==> flow/design.v <==
module axi_master_write #(
    parameter AXI_ID_WD   = 2,
    parameter AXI_DATA_WD = 32,
    parameter AXI_ADDR_WD = 32,
    parameter AXI_STRB_WD = 4
)(
    input                      M_AXI_ACLK,
    input                      M_AXI_ARESETN,    
    input                      w_cmd_valid,
    input  [AXI_ADDR_WD-1 : 0] w_cmd_addr,
    input  [AXI_ID_WD-1   : 0] w_cmd_id,
    input  [1 : 0]             w_cmd_burst,
    input  [2 : 0]             w_cmd_size,
    input  [AXI_ADDR_WD-1 : 0] w_cmd_len,
    output                     w_cmd_ready,
    output                     w_cmd_abort,
    output [AXI_ADDR_WD-1 : 0] M_AXI_AWADDR,
    output [AXI_ID_WD-1   : 0] M_AXI_AWID,
    output [1 : 0]             M_AXI_AWBURST,
    output [2 : 0]             M_AXI_AWSIZE,
    output [7 : 0]             M_AXI_AWLEN,
    output                     M_AXI_AWVALID,
    input                      M_AXI_AWREADY,
    output [AXI_DATA_WD-1 : 0] M_AXI_WDATA,
    output                     M_AXI_WLAST,
    output [AXI_STRB_WD-1 : 0] M_AXI_WSTRB,
    output                     M_AXI_WVALID,
    input                      M_AXI_WREADY,
    input  [AXI_ID_WD-1   : 0] M_AXI_BID,
    input  [1 : 0]             M_AXI_BRESP,
    input                      M_AXI_BVALID,
    output                     M_AXI_BREADY
);
localparam IW = AXI_ID_WD,
           DW = AXI_DATA_WD,
           AW = AXI_ADDR_WD,
           SW = AXI_STRB_WD;
localparam FIXED     = 2'b00,
           INCREMENT = 2'b01,
           WRAP      = 2'b10;
localparam ADDRLSB           = $clog2(DW) - 3;
localparam T_LGMAXBURST      = $clog2((4096 << 3) / DW);
localparam LGMAXBURST        = (T_LGMAXBURST < 8) ? T_LGMAXBURST : 8;
localparam LGMAX_FIXED_BURST = (T_LGMAXBURST < 4) ? T_LGMAXBURST : 4;
localparam AWT               = AW - ADDRLSB;
reg w_busy;
reg w_complete_combo;
reg pre_start;
reg start_burst_combo;
reg phantom_start;
reg [AW-1  : 0] awaddr;
reg [IW-1  : 0] awid;
reg [AWT-1 : 0] awlent;
reg [1 : 0]     awburst;
reg [2 : 0]     awsize;
reg aw_incr_burst;
reg aw_full_incr_burst;
reg aw_full_fixed_burst;
reg aw_needs_alignment;
reg            axi_awvalid;
reg [IW-1 : 0] axi_awid;
reg [AW-1 : 0] axi_awaddr;
reg [1 : 0]    axi_awburst;
reg [7 : 0]    axi_awlen;
reg [2 : 0]    axi_awsize;
reg [DW-1 : 0] axi_wdata;
reg [SW-1 : 0] axi_wstrb;
reg            axi_wlast;
reg            axi_wvalid;
reg            axi_bready;
reg [AWT-1 : 0] aw_requests_remaining;
reg [AWT-1 : 0] aw_next_remaining_combo;
reg aw_next_full_incr_burst_remaining_combo;
reg aw_none_incr_burst_remaining;
reg aw_none_incr_burst_remaining_combo;
reg aw_next_full_fixed_burst_remaining_combo;
reg aw_none_fixed_burst_remaining;
reg aw_none_fixed_burst_remaining_combo;
reg [LGMAXBURST-1 : 0] addr_align_combo;
reg [LGMAXBURST   : 0] initial_burst_len_combo;
reg [LGMAXBURST   : 0] wr_max_burst;
reg [LGMAXBURST   : 0] wr_beats_cnt;
reg axi_abort_pending;
wire w_fire     = w_cmd_valid   && w_cmd_ready;
wire awfire     = M_AXI_AWVALID && M_AXI_AWREADY;
wire wfire      = M_AXI_WVALID  && M_AXI_WREADY;
wire bfire      = M_AXI_BVALID  && M_AXI_BREADY;
wire last_wfire = M_AXI_WLAST   && wfire;
wire aw_pending = M_AXI_AWVALID && !M_AXI_AWREADY;
wire w_pending  = M_AXI_WVALID  && !M_AXI_WREADY;
always @(posedge M_AXI_ACLK) begin
    if (!M_AXI_ARESETN) begin
        w_busy <= 1'b0;
    end
    else if (w_fire) begin
        w_busy <= 1'b1;
    end
    else if (w_complete_combo) begin
        w_busy <= 1'b0;
    end
end
always @(posedge M_AXI_ACLK) begin
    if (!w_busy) begin
        pre_start <= 1'b1;
    end
    else begin
        pre_start <= 1'b0;
    end
end
always @(*) begin
    start_burst_combo = !(aw_incr_burst ? aw_none_incr_burst_remaining : aw_none_fixed_burst_remaining);
    if (!w_busy || axi_abort_pending) begin
        start_burst_combo = 1'b0;
    end
    if (axi_awvalid || pre_start) begin
        start_burst_combo = 1'b0;
    end
    if (M_AXI_WVALID && !(M_AXI_WLAST && M_AXI_WREADY)) begin
        start_burst_combo = 1'b0;
    end
end
always @(posedge M_AXI_ACLK) begin
    if (!w_busy) begin
        phantom_start <= 1'b0;
    end
    else begin
        phantom_start <= start_burst_combo;
    end
end
always @(posedge M_AXI_ACLK) begin
    if (!M_AXI_ARESETN) begin
        axi_awvalid <= 1'b0;
    end
    else if (!aw_pending) begin
        axi_awvalid <= start_burst_combo;
    end
end
always @(*) begin
    if (!w_busy) begin
        w_complete_combo = 1'b0;
    end
    else begin
        w_complete_combo = last_wfire && (aw_incr_burst ? aw_none_incr_burst_remaining : aw_none_fixed_burst_remaining);
        if (axi_abort_pending && !axi_wvalid && !axi_awvalid) begin
            w_complete_combo = 1'b1;
        end
    end
end
always @(posedge M_AXI_ACLK) begin
    if (!w_busy) begin
        axi_abort_pending <= 1'b0;
    end
    else if (bfire && M_AXI_BRESP[1]) begin
        axi_abort_pending <= 1'b1;
    end
end
always @(posedge M_AXI_ACLK) begin
    if (!M_AXI_ARESETN) begin
        awburst <= INCREMENT;
        awsize  <= 'b0;
        awlent  <= 'b0;
        awid    <= 'b0;
        awaddr  <= 'b0;
        aw_incr_burst       <= 1'b1;
        aw_full_incr_burst  <= 1'b0;
        aw_full_fixed_burst <= 1'b0; 
    end
    else if (!w_busy) begin 
        awburst <= w_cmd_burst;
        awsize  <= w_cmd_size;
        awlent  <= w_cmd_len[AW-1 : ADDRLSB];
        awid    <= w_cmd_id;
        awaddr  <= w_cmd_addr;
        aw_incr_burst       <= (w_cmd_burst == INCREMENT);
        aw_full_incr_burst  <= |w_cmd_len[AW-1 : (ADDRLSB+LGMAXBURST)];
        aw_full_fixed_burst <= |w_cmd_len[AW-1 : (ADDRLSB+LGMAX_FIXED_BURST)];
    end
end
always @(posedge M_AXI_ACLK) begin
    if (!aw_pending) begin
        axi_awburst <= awburst;
        axi_awid    <= awid;
        axi_awsize  <= awsize;
    end
end
wire [LGMAXBURST : 0] aw_align_sum = {1'b0, w_cmd_addr[(ADDRLSB+LGMAXBURST-1) : ADDRLSB]} + {1'b0, w_cmd_len[(ADDRLSB+LGMAXBURST-1) : ADDRLSB]};
always @(posedge M_AXI_ACLK) begin
    if (!w_busy) begin
        aw_needs_alignment <= 1'b0;
        if (|w_cmd_addr[(ADDRLSB+LGMAXBURST-1) : ADDRLSB]) begin
            if (|w_cmd_len[AW-1 : (LGMAXBURST+ADDRLSB)]) begin
                aw_needs_alignment <= 1'b1;
            end
            else if (aw_align_sum[LGMAXBURST]) begin
                aw_needs_alignment <= 1'b1;
            end
        end
    end
end
always @(*) begin
    addr_align_combo        = 1'b1 + (~awaddr[(ADDRLSB+LGMAXBURST-1) : ADDRLSB]);
    initial_burst_len_combo = (1 << LGMAXBURST);
    if (!aw_incr_burst) begin
        initial_burst_len_combo = (1 << LGMAX_FIXED_BURST);
        if (!aw_full_fixed_burst) begin
            initial_burst_len_combo = {1'b0, awlent[LGMAXBURST-1 : 0]};
        end
    end
    else if (aw_needs_alignment) begin
        initial_burst_len_combo = {1'b0, addr_align_combo};
    end
    else if (!aw_full_incr_burst) begin
        initial_burst_len_combo = {1'b0, awlent[LGMAXBURST-1 : 0]};
    end
end
always @(posedge M_AXI_ACLK) begin
    if (pre_start) begin
        wr_max_burst <= initial_burst_len_combo;
    end
    else if (phantom_start) begin
        if (aw_incr_burst) begin
            if (!aw_next_full_incr_burst_remaining_combo) begin
                wr_max_burst <= {1'b0, aw_next_remaining_combo[7 : 0]};
            end
            else begin
                wr_max_burst <= (1 << LGMAXBURST);
            end
        end
        else begin
            if (!aw_next_full_fixed_burst_remaining_combo) begin
                wr_max_burst <= {4'b0, aw_next_remaining_combo[3 : 0]};
            end
            else begin
                wr_max_burst <= (1 << LGMAX_FIXED_BURST);
            end
        end
    end
end
always @(posedge M_AXI_ACLK) begin
    if (!aw_pending) begin
        axi_awlen <= wr_max_burst - 1'b1;
    end
end
always @(posedge M_AXI_ACLK) begin
    if (pre_start) begin
        aw_requests_remaining         <= awlent;
        aw_none_incr_burst_remaining  <= 1'b0;
        aw_none_fixed_burst_remaining <= 1'b0;
    end
    else if (phantom_start) begin
        aw_requests_remaining         <= aw_next_remaining_combo;
        aw_none_incr_burst_remaining  <= aw_none_incr_burst_remaining_combo;
        aw_none_fixed_burst_remaining <= aw_none_fixed_burst_remaining_combo;
    end
    else if (axi_abort_pending) begin
        aw_requests_remaining         <= 'b0;
        aw_none_incr_burst_remaining  <= 1'b1;
        aw_none_fixed_burst_remaining <= 1'b1;
    end
end
always @(*) begin
    aw_next_remaining_combo                  = aw_requests_remaining - ({(LGMAXBURST+1){phantom_start}} & wr_max_burst);
    aw_next_full_incr_burst_remaining_combo  = |aw_next_remaining_combo[AWT-1 : LGMAXBURST];
    aw_next_full_fixed_burst_remaining_combo = |aw_next_remaining_combo[AWT-1 : LGMAX_FIXED_BURST];
    aw_none_incr_burst_remaining_combo       = !aw_next_full_incr_burst_remaining_combo && !(|aw_next_remaining_combo[LGMAXBURST-1 : 0]);
    aw_none_fixed_burst_remaining_combo      = !aw_next_full_fixed_burst_remaining_combo && !(|aw_next_remaining_combo[LGMAX_FIXED_BURST-1 : 0]);
end
always @(posedge M_AXI_ACLK) begin
    if (!w_busy) begin
        axi_awaddr <= w_cmd_addr;
    end
    else if (awfire) begin
        axi_awaddr[ADDRLSB-1 : 0] <= 'b0;
        if (aw_incr_burst) begin
            axi_awaddr[AW-1 : ADDRLSB] <=axi_awaddr[AW-1 : ADDRLSB] + axi_awlen + 1'b1;
        end
    end
end
always @(posedge M_AXI_ACLK) begin
    if (!M_AXI_ARESETN) begin
        axi_wvalid <= 1'b0;
    end
    else if (!w_pending) begin
        if (last_wfire) begin
            axi_wvalid <= 1'b0;
        end
        if (start_burst_combo) begin
            axi_wvalid <= 1'b1;
        end
    end
end
always @(posedge M_AXI_ACLK) begin
    if (!M_AXI_ARESETN) begin
        wr_beats_cnt  <= 'b0;
    end
    else begin
        case ({phantom_start,  wfire})
            2'b00: begin end
            2'b01: begin
                wr_beats_cnt  <= wr_beats_cnt - 1'b1;
            end
            2'b10: begin
                wr_beats_cnt  <= wr_beats_cnt + wr_max_burst;
            end
            2'b11: begin
                wr_beats_cnt  <= wr_beats_cnt + M_AXI_AWLEN;
            end
        endcase
    end
end
always @(posedge M_AXI_ACLK) begin
    if (!M_AXI_ARESETN) begin
        axi_wdata <= 'b0;
    end
    else if (wfire) begin
        axi_wdata <= axi_wdata + 1'b1;
        if (M_AXI_WLAST) begin
            axi_wdata <= 'b0;
        end
    end
end
always @(posedge M_AXI_ACLK) begin
    if (!w_busy) begin
        axi_wlast <= (awlent == 'b1);
    end
    else if (!w_pending) begin
        if (start_burst_combo) begin
            axi_wlast <= (wr_max_burst == 'b1);
        end
        else if (phantom_start) begin
            axi_wlast <= (M_AXI_AWLEN == 'b1);
        end
        else begin
            axi_wlast <= (wr_beats_cnt == 2);
        end
    end
end
always @(posedge M_AXI_ACLK) begin
    if (!w_pending) begin
        axi_wstrb <= axi_abort_pending ? 'b0 : {SW{1'b1}};
    end
end 
always @(posedge M_AXI_ACLK) begin
    if (!M_AXI_ARESETN) begin
        axi_bready <= 1'b0;
    end 
    else if (last_wfire) begin
        axi_bready <= 1'b1;
    end
    else if (bfire) begin
        axi_bready <= 1'b0;
    end
end
assign w_cmd_ready   = !w_busy && !axi_abort_pending;
assign w_cmd_abort   = axi_abort_pending;
assign M_AXI_AWVALID = axi_awvalid;
assign M_AXI_AWADDR  = axi_awaddr;
assign M_AXI_AWID    = axi_awid;
assign M_AXI_AWBURST = axi_awburst;
assign M_AXI_AWSIZE  = axi_awsize;
assign M_AXI_AWLEN   = axi_awlen;
assign M_AXI_WVALID  = axi_wvalid;
assign M_AXI_WDATA   = axi_wdata;
assign M_AXI_WSTRB   = axi_wstrb;
assign M_AXI_WLAST   = axi_wlast;
assign M_AXI_BREADY  = axi_bready;
endmodule
module axi_master_read #(
    parameter AXI_ID_WD   = 2,
    parameter AXI_DATA_WD = 32,
    parameter AXI_ADDR_WD = 32,
    parameter AXI_STRB_WD = 4
)(
    input                      M_AXI_ACLK,
    input                      M_AXI_ARESETN,    
    input                      r_cmd_valid,
    input  [AXI_ADDR_WD-1 : 0] r_cmd_addr,
    input  [AXI_ID_WD-1   : 0] r_cmd_id,
    input  [1 : 0]             r_cmd_burst,
    input  [2 : 0]             r_cmd_size,
    input  [AXI_ADDR_WD-1 : 0] r_cmd_len,
    output                     r_cmd_ready,
    output                     r_cmd_abort,
    output [AXI_ADDR_WD-1 : 0] M_AXI_ARADDR,
    output [AXI_ID_WD-1   : 0] M_AXI_ARID,
    output [1 : 0]             M_AXI_ARBURST,
    output [2 : 0]             M_AXI_ARSIZE,
    output [7 : 0]             M_AXI_ARLEN,
    output                     M_AXI_ARVALID,
    input                      M_AXI_ARREADY,
    input  [AXI_DATA_WD-1 : 0] M_AXI_RDATA,
    input                      M_AXI_RLAST,
    input  [AXI_ID_WD-1   : 0] M_AXI_RID,
    input  [1 : 0]             M_AXI_RRESP,
    input                      M_AXI_RVALID,
    output                     M_AXI_RREADY
);
localparam IW = AXI_ID_WD,
           DW = AXI_DATA_WD,
           AW = AXI_ADDR_WD,
           SW = AXI_STRB_WD;
localparam FIXED     = 2'b00,
           INCREMENT = 2'b01,
           WRAP      = 2'b10;
localparam ADDRLSB           = $clog2(DW) - 3;
localparam T_LGMAXBURST      = $clog2((4096 << 3) / DW);
localparam LGMAXBURST        = (T_LGMAXBURST < 8) ? T_LGMAXBURST : 8;
localparam LGMAX_FIXED_BURST = (T_LGMAXBURST < 4) ? T_LGMAXBURST : 4;
localparam AWT               = AW - ADDRLSB;
reg r_busy;
reg r_complete_combo;
reg pre_start;
reg start_burst_combo;
reg phantom_start;
reg [AW-1  : 0] araddr;
reg [IW-1  : 0] arid;
reg [AWT-1 : 0] arlent;
reg [1 : 0]     arburst;
reg [2 : 0]     arsize;
reg ar_incr_burst;
reg ar_full_incr_burst;
reg ar_full_fixed_burst;
reg ar_needs_alignment;
reg            axi_arvalid;
reg [IW-1 : 0] axi_arid;
reg [AW-1 : 0] axi_araddr;
reg [1 : 0]    axi_arburst;
reg [7 : 0]    axi_arlen;
reg [2 : 0]    axi_arsize;
reg            axi_rready;
reg [AWT-1 : 0] ar_requests_remaining;
reg [AWT-1 : 0] ar_next_remaining_combo;
reg ar_next_full_incr_burst_remaining_combo;
reg ar_none_incr_burst_remaining;
reg ar_none_incr_burst_remaining_combo;
reg ar_next_full_fixed_burst_remaining_combo;
reg ar_none_fixed_burst_remaining;
reg ar_none_fixed_burst_remaining_combo;
reg [LGMAXBURST-1 : 0] addr_align_combo;
reg [LGMAXBURST   : 0] initial_burst_len_combo;
reg [LGMAXBURST   : 0] rd_max_burst;
reg [9 : 0] ar_burst_outstanding;
reg         ar_last_outstanding;
reg axi_abort_pending;
wire r_fire     = r_cmd_valid   && r_cmd_ready;
wire arfire     = M_AXI_ARVALID && M_AXI_ARREADY;
wire rfire      = M_AXI_RVALID  && M_AXI_RREADY;
wire last_rfire = M_AXI_RLAST   && rfire;
wire ar_pending = M_AXI_ARVALID && !M_AXI_ARREADY;
always @(posedge M_AXI_ACLK) begin
    if (!M_AXI_ARESETN) begin
        r_busy <= 1'b0;
    end
    else if (r_fire) begin
        r_busy <= 1'b1;
    end
    else if (r_complete_combo) begin
        r_busy <= 1'b0;
    end
end
always @(posedge M_AXI_ACLK) begin
    if (!r_busy) begin
        pre_start <= 1'b1;
    end
    else begin
        pre_start <= 1'b0;
    end
end
always @(*) begin
    start_burst_combo = !(ar_incr_burst ? ar_none_incr_burst_remaining : ar_none_fixed_burst_remaining);
    if (!r_busy || axi_abort_pending) begin
        start_burst_combo = 1'b0;
    end
    if (axi_arvalid || pre_start) begin
        start_burst_combo = 1'b0;
    end
end
always @(posedge M_AXI_ACLK) begin
    if (!r_busy) begin
        phantom_start <= 1'b0;
    end
    else begin
        phantom_start <= start_burst_combo;
    end
end
always @(posedge M_AXI_ACLK) begin
    if (!M_AXI_ARESETN) begin
        axi_arvalid <= 1'b0;
    end
    else if (!ar_pending) begin
        axi_arvalid <= start_burst_combo;
    end
end
always @(*) begin
    if (!r_busy) begin
        r_complete_combo = 1'b0;
    end
    else begin
        r_complete_combo = !pre_start && !phantom_start
                        && (ar_incr_burst ? ar_none_incr_burst_remaining : ar_none_fixed_burst_remaining)
                        && ((ar_burst_outstanding == 'b0) || (last_rfire && ar_last_outstanding));
    end
end
always @(posedge M_AXI_ACLK) begin
    if (!M_AXI_ARESETN) begin
        ar_burst_outstanding <= 'b0;
        ar_last_outstanding  <= 1'b0;
    end
    else begin
        if (phantom_start && !last_rfire) begin
            ar_burst_outstanding <= ar_burst_outstanding + 1'b1;
            ar_last_outstanding  <= (ar_burst_outstanding == 1'b0);
        end
        if (last_rfire && !phantom_start) begin
            ar_burst_outstanding <= ar_burst_outstanding - 1'b1;
            ar_last_outstanding  <= (ar_burst_outstanding == 'd2);
        end
    end
end
always @(posedge M_AXI_ACLK) begin
    if (!r_busy) begin
        axi_abort_pending <= 1'b0;
    end
    else if (rfire && M_AXI_RRESP[1]) begin
        axi_abort_pending <= 1'b1;
    end
end
always @(posedge M_AXI_ACLK) begin
    if (!M_AXI_ARESETN) begin
        arburst <= INCREMENT;
        arsize  <= 'b0;
        arlent  <= 'b0;
        arid    <= 'b0;
        araddr  <= 'b0;
        ar_incr_burst       <= 1'b1;
        ar_full_incr_burst  <= 1'b0;
        ar_full_fixed_burst <= 1'b0; 
    end
    else if (!r_busy) begin 
        arburst <= r_cmd_burst;
        arsize  <= r_cmd_size;
        arlent  <= r_cmd_len[AW-1 : ADDRLSB];
        arid    <= r_cmd_id;
        araddr  <= r_cmd_addr;
        ar_incr_burst       <= (r_cmd_burst == INCREMENT);
        ar_full_incr_burst  <= |r_cmd_len[AW-1 : (ADDRLSB+LGMAXBURST)];
        ar_full_fixed_burst <= |r_cmd_len[AW-1 : (ADDRLSB+LGMAX_FIXED_BURST)];
    end
end
always @(posedge M_AXI_ACLK) begin
    if (!ar_pending) begin
        axi_arburst <= arburst;
        axi_arid    <= arid;
        axi_arsize  <= arsize;
    end
end
wire [LGMAXBURST : 0] ar_align_sum = {1'b0, r_cmd_addr[(ADDRLSB+LGMAXBURST-1) : ADDRLSB]} + {1'b0, r_cmd_len[(ADDRLSB+LGMAXBURST-1) : ADDRLSB]};
always @(posedge M_AXI_ACLK) begin
    if (!r_busy) begin
        ar_needs_alignment <= 1'b0;
        if (|r_cmd_addr[(ADDRLSB+LGMAXBURST-1) : ADDRLSB]) begin
            if (|r_cmd_len[AW-1 : (LGMAXBURST+ADDRLSB)]) begin
                ar_needs_alignment <= 1'b1;
            end
            else if (ar_align_sum[LGMAXBURST]) begin
                ar_needs_alignment <= 1'b1;
            end
        end
    end
end
always @(*) begin
    addr_align_combo        = 1'b1 + (~araddr[(ADDRLSB+LGMAXBURST-1) : ADDRLSB]);
    initial_burst_len_combo = (1 << LGMAXBURST);
    if (!ar_incr_burst) begin
        initial_burst_len_combo = (1 << LGMAX_FIXED_BURST);
        if (!ar_full_fixed_burst) begin
            initial_burst_len_combo = {1'b0, arlent[LGMAXBURST-1 : 0]};
        end
    end
    else if (ar_needs_alignment) begin
        initial_burst_len_combo = {1'b0, addr_align_combo};
    end
    else if (!ar_full_incr_burst) begin
        initial_burst_len_combo = {1'b0, arlent[LGMAXBURST-1 : 0]};
    end
end
always @(posedge M_AXI_ACLK) begin
    if (pre_start) begin
        rd_max_burst <= initial_burst_len_combo;
    end
    else if (phantom_start) begin
        if (ar_incr_burst) begin
            if (!ar_next_full_incr_burst_remaining_combo) begin
                rd_max_burst <= {1'b0, ar_next_remaining_combo[7 : 0]};
            end
            else begin
                rd_max_burst <= (1 << LGMAXBURST);
            end
        end
        else begin
            if (!ar_next_full_fixed_burst_remaining_combo) begin
                rd_max_burst <= {4'b0, ar_next_remaining_combo[3 : 0]};
            end
            else begin
                rd_max_burst <= (1 << LGMAX_FIXED_BURST);
            end
        end
    end
end
always @(posedge M_AXI_ACLK) begin
    if (!ar_pending) begin
        axi_arlen <= rd_max_burst - 1'b1;
    end
end
always @(posedge M_AXI_ACLK) begin
    if (pre_start) begin
        ar_requests_remaining         <= arlent;
        ar_none_incr_burst_remaining  <= 1'b0;
        ar_none_fixed_burst_remaining <= 1'b0;
    end
    else if (phantom_start) begin
        ar_requests_remaining         <= ar_next_remaining_combo;
        ar_none_incr_burst_remaining  <= ar_none_incr_burst_remaining_combo;
        ar_none_fixed_burst_remaining <= ar_none_fixed_burst_remaining_combo;
    end
    else if (axi_abort_pending) begin
        ar_requests_remaining         <= 'b0;
        ar_none_incr_burst_remaining  <= 1'b1;
        ar_none_fixed_burst_remaining <= 1'b1;
    end
end
always @(*) begin
    ar_next_remaining_combo                  = ar_requests_remaining - ({(LGMAXBURST+1){phantom_start}} & rd_max_burst);
    ar_next_full_incr_burst_remaining_combo  = |ar_next_remaining_combo[AWT-1 : LGMAXBURST];
    ar_next_full_fixed_burst_remaining_combo = |ar_next_remaining_combo[AWT-1 : LGMAX_FIXED_BURST];
    ar_none_incr_burst_remaining_combo       = !ar_next_full_incr_burst_remaining_combo && !(|ar_next_remaining_combo[LGMAXBURST-1 : 0]);
    ar_none_fixed_burst_remaining_combo      = !ar_next_full_fixed_burst_remaining_combo && !(|ar_next_remaining_combo[LGMAX_FIXED_BURST-1 : 0]);
end
always @(posedge M_AXI_ACLK) begin
    if (!r_busy) begin
        axi_araddr <= r_cmd_addr;
    end
    else if (arfire) begin
        axi_araddr[ADDRLSB-1 : 0] <= 'b0;
        if (ar_incr_burst) begin
            axi_araddr[AW-1 : ADDRLSB] <=axi_araddr[AW-1 : ADDRLSB] + axi_arlen + 1'b1;
        end
    end
end
always @(posedge M_AXI_ACLK) begin
    if (!M_AXI_ARESETN) begin
        axi_rready <= 1'b0;
    end 
    else if (arfire) begin
        axi_rready <= 1'b1;
    end
    else if (r_complete_combo) begin
        axi_rready <= 1'b0;
    end
end
assign r_cmd_ready   = !r_busy && !axi_abort_pending;
assign r_cmd_abort   = axi_abort_pending;
assign M_AXI_ARVALID = axi_arvalid;
assign M_AXI_ARADDR  = axi_araddr;
assign M_AXI_ARID    = axi_arid;
assign M_AXI_ARBURST = axi_arburst;
assign M_AXI_ARSIZE  = axi_arsize;
assign M_AXI_ARLEN   = axi_arlen;
assign M_AXI_RREADY  = axi_rready;
endmodule
module DMAC #(
    parameter AXI_ID_WD   = 2,
    parameter AXI_DATA_WD = 32,
    parameter AXI_ADDR_WD = 32,
    parameter AXI_STRB_WD = 4
)(
    input                      AXI_ACLK,
    input                      AXI_ARESETN,    
    input                      cmd_valid,
    input  [AXI_ADDR_WD-1 : 0] cmd_addr,
    input  [AXI_ID_WD-1   : 0] cmd_id,
    input  [1 : 0]             cmd_burst,
    input  [2 : 0]             cmd_size,
    input  [AXI_ADDR_WD-1 : 0] cmd_len,
    output                     cmd_ready,
    output                     cmd_abort,
    output [AXI_ADDR_WD-1 : 0] AXI_AWADDR,
    output [AXI_ID_WD-1   : 0] AXI_AWID,
    output [1 : 0]             AXI_AWBURST,
    output [2 : 0]             AXI_AWSIZE,
    output [7 : 0]             AXI_AWLEN,
    output                     AXI_AWVALID,
    input                      AXI_AWREADY,
    output [AXI_DATA_WD-1 : 0] AXI_WDATA,
    output [AXI_STRB_WD-1 : 0] AXI_WSTRB,
    output                     AXI_WLAST,
    output                     AXI_WVALID,
    input                      AXI_WREADY,
    input  [AXI_ID_WD-1   : 0] AXI_BID,
    input  [1 : 0]             AXI_BRESP,
    input                      AXI_BVALID,
    output                     AXI_BREADY,
    output [AXI_ADDR_WD-1 : 0] AXI_ARADDR,
    output [AXI_ID_WD-1   : 0] AXI_ARID,
    output [1 : 0]             AXI_ARBURST,
    output [2 : 0]             AXI_ARSIZE,
    output [7 : 0]             AXI_ARLEN,
    output                     AXI_ARVALID,
    input                      AXI_ARREADY,
    input  [AXI_DATA_WD-1 : 0] AXI_RDATA,
    input                      AXI_RLAST,
    input  [AXI_ID_WD-1   : 0] AXI_RID,
    input  [1 : 0]             AXI_RRESP,
    input                      AXI_RVALID,
    output                     AXI_RREADY
);
wire w_cmd_ready, r_cmd_ready;
wire w_cmd_abort, r_cmd_abort;
assign cmd_ready = w_cmd_ready && r_cmd_ready;
assign cmd_abort = w_cmd_abort || r_cmd_abort;
wire cmd_valid_both = cmd_valid && cmd_ready;
axi_master_write #(
    .AXI_ID_WD(AXI_ID_WD),
    .AXI_DATA_WD(AXI_DATA_WD),
    .AXI_ADDR_WD(AXI_ADDR_WD),
    .AXI_STRB_WD(AXI_STRB_WD)
) axi_master_write(
    .M_AXI_ACLK(AXI_ACLK),
    .M_AXI_ARESETN(AXI_ARESETN),    
    .w_cmd_valid(cmd_valid_both),
    .w_cmd_addr(cmd_addr),
    .w_cmd_id(cmd_id),
    .w_cmd_burst(cmd_burst),
    .w_cmd_size(cmd_size),
    .w_cmd_len(cmd_len),
    .w_cmd_ready(w_cmd_ready),
    .w_cmd_abort(w_cmd_abort),
    .M_AXI_AWADDR(AXI_AWADDR),
    .M_AXI_AWID(AXI_AWID),
    .M_AXI_AWBURST(AXI_AWBURST),
    .M_AXI_AWSIZE(AXI_AWSIZE),
    .M_AXI_AWLEN(AXI_AWLEN),
    .M_AXI_AWVALID(AXI_AWVALID),
    .M_AXI_AWREADY(AXI_AWREADY),
    .M_AXI_WDATA(AXI_WDATA),
    .M_AXI_WLAST(AXI_WLAST),
    .M_AXI_WSTRB(AXI_WSTRB),
    .M_AXI_WVALID(AXI_WVALID),
    .M_AXI_WREADY(AXI_WREADY),
    .M_AXI_BID(AXI_BID),
    .M_AXI_BRESP(AXI_BRESP),
    .M_AXI_BVALID(AXI_BVALID),
    .M_AXI_BREADY(AXI_BREADY)
);
axi_master_read #(
    .AXI_ID_WD(AXI_ID_WD),
    .AXI_DATA_WD(AXI_DATA_WD),
    .AXI_ADDR_WD(AXI_ADDR_WD),
    .AXI_STRB_WD(AXI_STRB_WD)
) axi_master_read(
    .M_AXI_ACLK(AXI_ACLK),
    .M_AXI_ARESETN(AXI_ARESETN),    
    .r_cmd_valid(cmd_valid_both),
    .r_cmd_addr(cmd_addr),
    .r_cmd_id(cmd_id),
    .r_cmd_burst(cmd_burst),
    .r_cmd_size(cmd_size),
    .r_cmd_len(cmd_len),
    .r_cmd_ready(r_cmd_ready),
    .r_cmd_abort(r_cmd_abort),
    .M_AXI_ARADDR(AXI_ARADDR),
    .M_AXI_ARID(AXI_ARID),
    .M_AXI_ARBURST(AXI_ARBURST),
    .M_AXI_ARSIZE(AXI_ARSIZE),
    .M_AXI_ARLEN(AXI_ARLEN),
    .M_AXI_ARVALID(AXI_ARVALID),
    .M_AXI_ARREADY(AXI_ARREADY),
    .M_AXI_RDATA(AXI_RDATA),
    .M_AXI_RLAST(AXI_RLAST),
    .M_AXI_RVALID(AXI_RVALID),
    .M_AXI_RREADY(AXI_RREADY),
    .M_AXI_RID(AXI_RID),
    .M_AXI_RRESP(AXI_RRESP)
);
endmodule
--- tool output ---
* Tool chain data of DMAC *
Module DMAC before and after one edit of its RTL, step after step.
Lines under "unedited" count in the file above, lines under "edited" in the edited file.
"change" is "edited" less "unedited", of the values as shown; "relative change" is that difference over "unedited", in percent.
Operators carry their Yosys type and port widths (W data, S select, Z words).
Cell names lack the library's common part.
The mark n/a stands for no value.

inputs
  top = DMAC
  clock input = AXI_ACLK
  standard-cell library = sky130hd
  timing corner = tt_025C_1v80

* Diff *
The edit as a unified diff against the file above.
A script made this edit. It changes what the design does and was not meant as an optimisation.

begin of diff
@@ -120,12 +120,5 @@
     end
 end
-always @(posedge M_AXI_ACLK) begin
-    if (!w_busy) begin
-        phantom_start <= 1'b0;
-    end
-    else begin
-        phantom_start <= start_burst_combo;
-    end
-end
+always @(*) phantom_start = start_burst_combo;
 always @(posedge M_AXI_ACLK) begin
     if (!M_AXI_ARESETN) begin
end of diff

* Elaborated design *
Source: Yosys, flattened and elaborated, memories not mapped. Widths are those after wreduce. Registers that Yosys merges into a memory's read port (data or address) are not register bits. Print and check cells do not count. Equal cells are merged and count once.

cells by class
  what                              unedited  edited  change  relative change (%)
  add/subtract/negate cells         17        17      0       0.00
  eq/ne operators                   14        13      -1      -7.14
  multiplexer cells                 75        74      -1      -1.33
  bitwise logic cells               5         5       0       0.00
  reductions and logical operators  90        90      0       0.00

operators with widths
  operator                 unedited  edited  change  relative change (%)
  $mux W1                  36        35      -1      -2.78
  $eq A8 B1 Y1 const B     1         0       -1      -100.00
  $logic_and A1 B1 Y1      33        33      0       0.00
  $logic_not A1 Y1         23        23      0       0.00
  $mux W9                  14        14      0       0.00
  $mux W30                 12        12      0       0.00
  $reduce_bool A2 Y1       10        10      0       0.00
  $logic_or A1 B1 Y1       6         6       0       0.00
  $ne A2 B2 Y1 const B     5         5       0       0.00
  $mux W2                  4         4       0       0.00
  $reduce_and A2 Y1        3         3       0       0.00
  $reduce_bool A3 Y1       3         3       0       0.00
  $reduce_or A22 Y1        3         3       0       0.00
  $reduce_or A26 Y1        3         3       0       0.00
  $reduce_or A8 Y1         3         3       0       0.00
  $add A1 B8 Y8 const A    2         2       0       0.00
  $add A30 B1 Y30 const B  2         2       0       0.00
  $add A30 B8 Y30          2         2       0       0.00
  $and A9 B9 Y9            2         2       0       0.00
  $eq A2 B1 Y1 const B     2         2       0       0.00
  $eq A2 B2 Y1 const B     2         2       0       0.00
  $mux W10                 2         2       0       0.00
  $mux W5                  2         2       0       0.00
  $mux W8                  2         2       0       0.00
  $not A8 Y8               2         2       0       0.00
  $reduce_or A4 Y1         2         2       0       0.00
  $sub A30 B30 Y30         2         2       0       0.00
  $sub A8 B1 Y8 const B    2         2       0       0.00

Not every row of either side is listed.

bit counts
  what                         unedited  edited  change  relative change (%)
  flip-flop bits (word level)  348       347     -1      -0.29
  bits of input ports          120       120     0       0.00

* Logic depth *
Depth = most cells in a row (Yosys ltp): at word level without a register or memory, in the mapped netlist without a sequential cell, where the memories' decode and read muxes count.

depth
  what                           unedited  edited  change  relative change (%)
  depth in word-level cells      8         12      +4      +50.00
  ABC_AREA                       0         0       n/a     n/a
  depth in mapped cells          16        18      +2      +12.50
  gate-level depth less buffers  14        15      +1      +7.14

* Netlist *
The flow's flattened synthesis, as Yosys stat reports it; memories are mapped. The netlist is that of the ABC_AREA named above (0 if unset); the other value can give another one.

synthesis totals
  what                            unedited  edited    change  relative change (%)
  standard cells after synthesis  1,865     1,908     +43     +2.31
  mapped area (µm²)               18,158.7  18,390.1  +231.4  +1.27
  flip-flop cells                 341       340       -1      -0.29
  buffers                         75        88        +13     +17.33

cells by type
  type      unedited  edited  change  relative change (%)
  or3_1     9         28      +19     +211.11
  clkbuf_1  60        75      +15     +25.00
  a22o_1    8         22      +14     +175.00
  xnor2_1   84        71      -13     -15.48
  a21o_1    14        27      +13     +92.86
  nor2_1    142       154     +12     +8.45
  a22oi_1   13        2       -11     -84.62
  a21boi_0  30        20      -10     -33.33
  o22ai_1   12        2       -10     -83.33
  inv_1     61        52      -9      -14.75
  o31ai_1   7         16      +9      +128.57
  or4_1     6         15      +9      +150.00
  nand3_1   51        45      -6      -11.76
  nand2b_1  23        17      -6      -26.09
  a21oi_1   91        96      +5      +5.49
  o21ai_0   102       106     +4      +3.92
  nor2b_1   100       103     +3      +3.00
  xor2_1    83        86      +3      +3.61

Not every row of either side is listed.
The figures by module come from a second, unflattened synthesis with its own total; it is not the netlist above.

second synthesis, totals
  what                                           unedited  edited    change  relative change (%)
  cell total of the unflattened synthesis        2,026     1,984     -42     -2.07
  area total of the unflattened synthesis (µm²)  19,303.5  19,099.6  -203.9  -1.06

Rows give one instance, submodules left out.

by module, unedited
  module            instances  cells  area (µm²)  seq. area (µm²)
  axi_master_write  1          1,105  10,398.7    4,634.4
  axi_master_read   1          918    8,886.0     3,953.8
  DMAC              1          3      18.8        0.0

by module, edited
  module            instances  cells  area (µm²)  seq. area (µm²)
  axi_master_write  1          1,063  10,194.8    4,614.4
  axi_master_read   1          918    8,886.0     3,953.8
  DMAC              1          3      18.8        0.0

* Worst setup path after synthesis *
OpenSTA on the mapped netlist: ideal clock, no wires. The path of least setup slack (recovery checks aside). Input and output delay are each 20% of the period. Register names are those of the netlist, which keeps one name where synthesis merged equal registers.

timing after synthesis
  what                           unedited                                   edited                                     change  relative change (%)
  path type                      input to register                          input to register                          n/a     n/a
  start                          input AXI_WREADY                           input AXI_WREADY                           n/a     n/a
  end                            register axi_master_write.wr_beats_cnt[8]  register axi_master_write.wr_max_burst[8]  n/a     n/a
  period (ps)                    6,500                                      6,500                                      0       0.00
  external input delay (ps)      1,300                                      1,300                                      0       0.00
  setup time (ps)                115                                        255                                        +140    n/a
  time at the first pin (ps)     1,300                                      1,300                                      0       0.00
  data arrival time (ps)         4,313                                      4,735                                      +422    +9.78
  data required time (ps)        6,385                                      6,245                                      -140    -2.19
  setup slack (ps)               2,072                                      1,510                                      -562    n/a
  path delay (ps)                3,128                                      3,690                                      +562    +17.97
  stages on the path             15                                         15                                         0       0.00
  buffers on the path            2                                          2                                          0       0.00
  synthesis period reached (ps)  4,428                                      4,990                                      +562    +12.69

"path delay" is the arrival time less input delay plus setup time.
"stages on the path" counts driving pins, that of a launching flip-flop among them; a cell with two outputs on the path counts twice.
"synthesis period reached" = period - worst setup slack (recovery checks aside). The figure is calculated, with input and output delays left at 20% of the set period.
Between the ends stands the longest chain of elaborated cells between them, by number of cells; it is not shown to be the way that was timed. Of several equally long chains one is given.
Each line given opens the expression or statement behind the cell; cells for indexed reads and writes are added by Yosys, which also makes memories of some case tables.
A register here has more assigning lines than the two given.

between the ends, after synthesis, unedited
  cells stage by stage = and2_1 clkbuf_1 clkbuf_1 o211ai_1 ha_1 fa_1 a21o_1 a21oi_1 nor2b_1 o21a_1 o41ai_1 a211oi_1 a311oi_1 xnor2_1 and2_1
  cells in the longest elaborated chain = 3

ends and longest elaborated chain, after synthesis, unedited
  what                 RTL line  text
  start: declaration   698       input                      AXI_WREADY,
  $logic_and A1 B1 Y1  86        wire wfire      = M_AXI_WVALID  && M_AXI_WREADY;
  $eq A2 B2 Y1         297       case ({phantom_start,  wfire})
  $pmux W9 S3          297
  end: assignment      300       wr_beats_cnt  <= wr_beats_cnt - 1'b1;
  end: assignment      303       wr_beats_cnt  <= wr_beats_cnt + wr_max_burst;
  end: declaration     82        reg [LGMAXBURST   : 0] wr_beats_cnt;

edited: The path ends at the data pin of a flip-flop with enable; ways to the enable are not counted.

between the ends, after synthesis, edited
  cells stage by stage = nand2_1 nand2_1 and3_1 clkbuf_1 buf_1 nand2_1 ha_1 or4_4 or3_1 or4_1 xor2_1 nand4_1 nor4_4 o22ai_1 and2_1
  cells in the longest elaborated chain = 11

ends and longest elaborated chain, after synthesis, edited
  what                 RTL line  text
  start: declaration   691       input                      AXI_WREADY,
  $logic_and A1 B1 Y1  118       if (M_AXI_WVALID && !(M_AXI_WLAST && M_AXI_WREADY)) begin
  $logic_not A1 Y1     118
  $logic_and A1 B1 Y1  118
  $mux W1              118
  $and A9 B9 Y9        255       aw_next_remaining_combo                  = aw_requests_remaining - ({(LGMAXBURST+1){phantom_start}} & wr_max_b ...
  $sub A30 B30 Y30     255
  $reduce_or A22 Y1    256       aw_next_full_incr_burst_remaining_combo  = |aw_next_remaining_combo[AWT-1 : LGMAXBURST];
  $mux W9              215       if (!aw_next_full_incr_burst_remaining_combo) begin
  $mux W9              214       if (aw_incr_burst) begin
  $mux W9              213       else if (phantom_start) begin
  $mux W9              210       if (pre_start) begin
  end: assignment      211       wr_max_burst <= initial_burst_len_combo;
  end: assignment      216       wr_max_burst <= {1'b0, aw_next_remaining_combo[7 : 0]};
  end: declaration     81        reg [LGMAXBURST   : 0] wr_max_burst;

* Timing after layout *
From the final timing report of each run of pair A: the path of least setup slack in the routed layout; clock arrival at registers is part of the times.
The path's times are printed in steps of 10 ps; the period is the one set.

timing post-layout
  what                        unedited                                   edited                                     change  relative change (%)
  path type                   register to register                       input to register                          n/a     n/a
  start                       register axi_master_write.phantom_start    input AXI_WREADY                           n/a     n/a
  end                         register axi_master_write.wr_max_burst[1]  register axi_master_write.wr_max_burst[3]  n/a     n/a
  period (ps)                 4,730                                      4,730                                      0       0.00
  external input delay (ps)   n/a                                        950                                        n/a     n/a
  setup time (ps)             160                                        180                                        +20     n/a
  time at the first pin (ps)  540                                        950                                        +410    +75.93
  data arrival time (ps)      4,530                                      4,650                                      +120    +2.65
  data required time (ps)     5,110                                      5,100                                      -10     -0.20
  setup slack (ps)            580                                        450                                        -130    n/a
  stages on the path          14                                         19                                         +5      +35.71
  buffers on the path         0                                          4                                          +4      n/a

Between the ends stands the longest chain of elaborated cells between them, by number of cells; it is not shown to be the way that was timed. Of several equally long chains one is given.
A register here has more assigning lines than the two given.
unedited: The path ends at the data pin of a flip-flop with enable; ways to the enable are not counted.

between the ends, post-layout, unedited
  cells stage by stage = dfxtp_1 inv_1 nor2_1 ha_1 fa_1 nand2b_1 a21oi_1 o21ai_0 nor2b_1 xnor2_1 nand4_1 a2111oi_4 o211ai_2 o22ai_1
  cells in the longest elaborated chain = 7

ends and longest elaborated chain, post-layout, unedited
  what                RTL line  text
  start: declaration  50        reg phantom_start;
  start: assignment   124       phantom_start <= 1'b0;
  start: assignment   127       phantom_start <= start_burst_combo;
  $and A9 B9 Y9       262       aw_next_remaining_combo                  = aw_requests_remaining - ({(LGMAXBURST+1){phantom_start}} & wr_max_b ...
  $sub A30 B30 Y30    262
  $reduce_or A26 Y1   264       aw_next_full_fixed_burst_remaining_combo = |aw_next_remaining_combo[AWT-1 : LGMAX_FIXED_BURST];
  $mux W5             230       if (!aw_next_full_fixed_burst_remaining_combo) begin
  $mux W9             221       if (aw_incr_burst) begin
  $mux W9             220       else if (phantom_start) begin
  $mux W9             217       if (pre_start) begin
  end: assignment     218       wr_max_burst <= initial_burst_len_combo;
  end: assignment     223       wr_max_burst <= {1'b0, aw_next_remaining_combo[7 : 0]};
  end: declaration    81        reg [LGMAXBURST   : 0] wr_max_burst;

edited: The path ends at the data pin of a flip-flop with enable; ways to the enable are not counted.

between the ends, post-layout, edited
  cells stage by stage = clkdlybuf4s50_1 nand2_1 nand2_1 and3_1 buf_4 nand2_1 inv_1 fa_1 nand2b_1 a211oi_1 buf_4 o21a_1 or4_1 xor2_1 nand4_1 nor4_4 buf_4 o21ai_2 o31ai_1
  cells in the longest elaborated chain = 11

ends and longest elaborated chain, post-layout, edited
  what                 RTL line  text
  start: declaration   691       input                      AXI_WREADY,
  $logic_and A1 B1 Y1  118       if (M_AXI_WVALID && !(M_AXI_WLAST && M_AXI_WREADY)) begin
  $logic_not A1 Y1     118
  $logic_and A1 B1 Y1  118
  $mux W1              118
  $and A9 B9 Y9        255       aw_next_remaining_combo                  = aw_requests_remaining - ({(LGMAXBURST+1){phantom_start}} & wr_max_b ...
  $sub A30 B30 Y30     255
  $reduce_or A26 Y1    257       aw_next_full_fixed_burst_remaining_combo = |aw_next_remaining_combo[AWT-1 : LGMAX_FIXED_BURST];
  $mux W5              223       if (!aw_next_full_fixed_burst_remaining_combo) begin
  $mux W9              214       if (aw_incr_burst) begin
  $mux W9              213       else if (phantom_start) begin
  $mux W9              210       if (pre_start) begin
  end: assignment      211       wr_max_burst <= initial_burst_len_combo;
  end: assignment      216       wr_max_burst <= {1'b0, aw_next_remaining_combo[7 : 0]};
  end: declaration     81        reg [LGMAXBURST   : 0] wr_max_burst;

* Measured runs *
Runs of the flow (Yosys, OpenROAD) on both versions; the two runs of a pair have the same settings. The constraints put input and output delay at 20% of the set period each and load the outputs with 0.01 pF.

settings, pair A
  CORE_UTILIZATION = 40
  period_ns = 4.73
  CAP_MARGIN = 20
  CORE_MARGIN = 2
  SLEW_MARGIN = 20

measured results, pair A
  what                                          unedited  edited    change  relative change (%)
  mapped cell area after synthesis (µm²)        18,158.7  18,390.1  +231.4  +1.27
  total die area (µm²)                          47,117.2  47,707.3  +590.1  +1.25
  standard-cell area of the final layout (µm²)  22,201.3  22,794.4  +593.1  +2.67
  final design utilization                      0.492     0.502     +0.010  n/a
  setup slack of the critical path (ps)         584       450       -134    n/a
  sum of negative setup slack (ps)              0         0         0       n/a
  worst hold slack (ps)                         432       430       -2      n/a
  total design power (mW)                       9.451     9.789     +0.338  +3.58

settings, pair B
  CELL_PAD_IN_SITES_DETAIL_PLACEMENT = 0
  CORE_UTILIZATION = 62
  CTS_CLUSTER_DIAMETER = 70
  CTS_CLUSTER_SIZE = 62
  PLACE_DENSITY_LB_ADDON = 0.29
  SLEW_MARGIN = 20
  period_ns = 3.97
  CAP_MARGIN = 20
  CORE_MARGIN = 2

measured results, pair B
  what                                          unedited  edited    change    relative change (%)
  mapped cell area after synthesis (µm²)        18,158.7  18,390.1  +231.4    +1.27
  total die area (µm²)                          30,672.3  31,055.3  +383.0    +1.25
  standard-cell area of the final layout (µm²)  21,575.7  22,721.8  +1,146.1  +5.31
  final design utilization                      0.75      0.773     +0.023    n/a
  setup slack of the critical path (ps)         272       27        -245      n/a
  sum of negative setup slack (ps)              0         0         0         n/a
  worst hold slack (ps)                         446       440       -6        n/a
  total design power (mW)                       10.266    10.865    +0.599    +5.83

"total design power": no workload was simulated; the value follows from the tool's default switching activity.
--- end ---
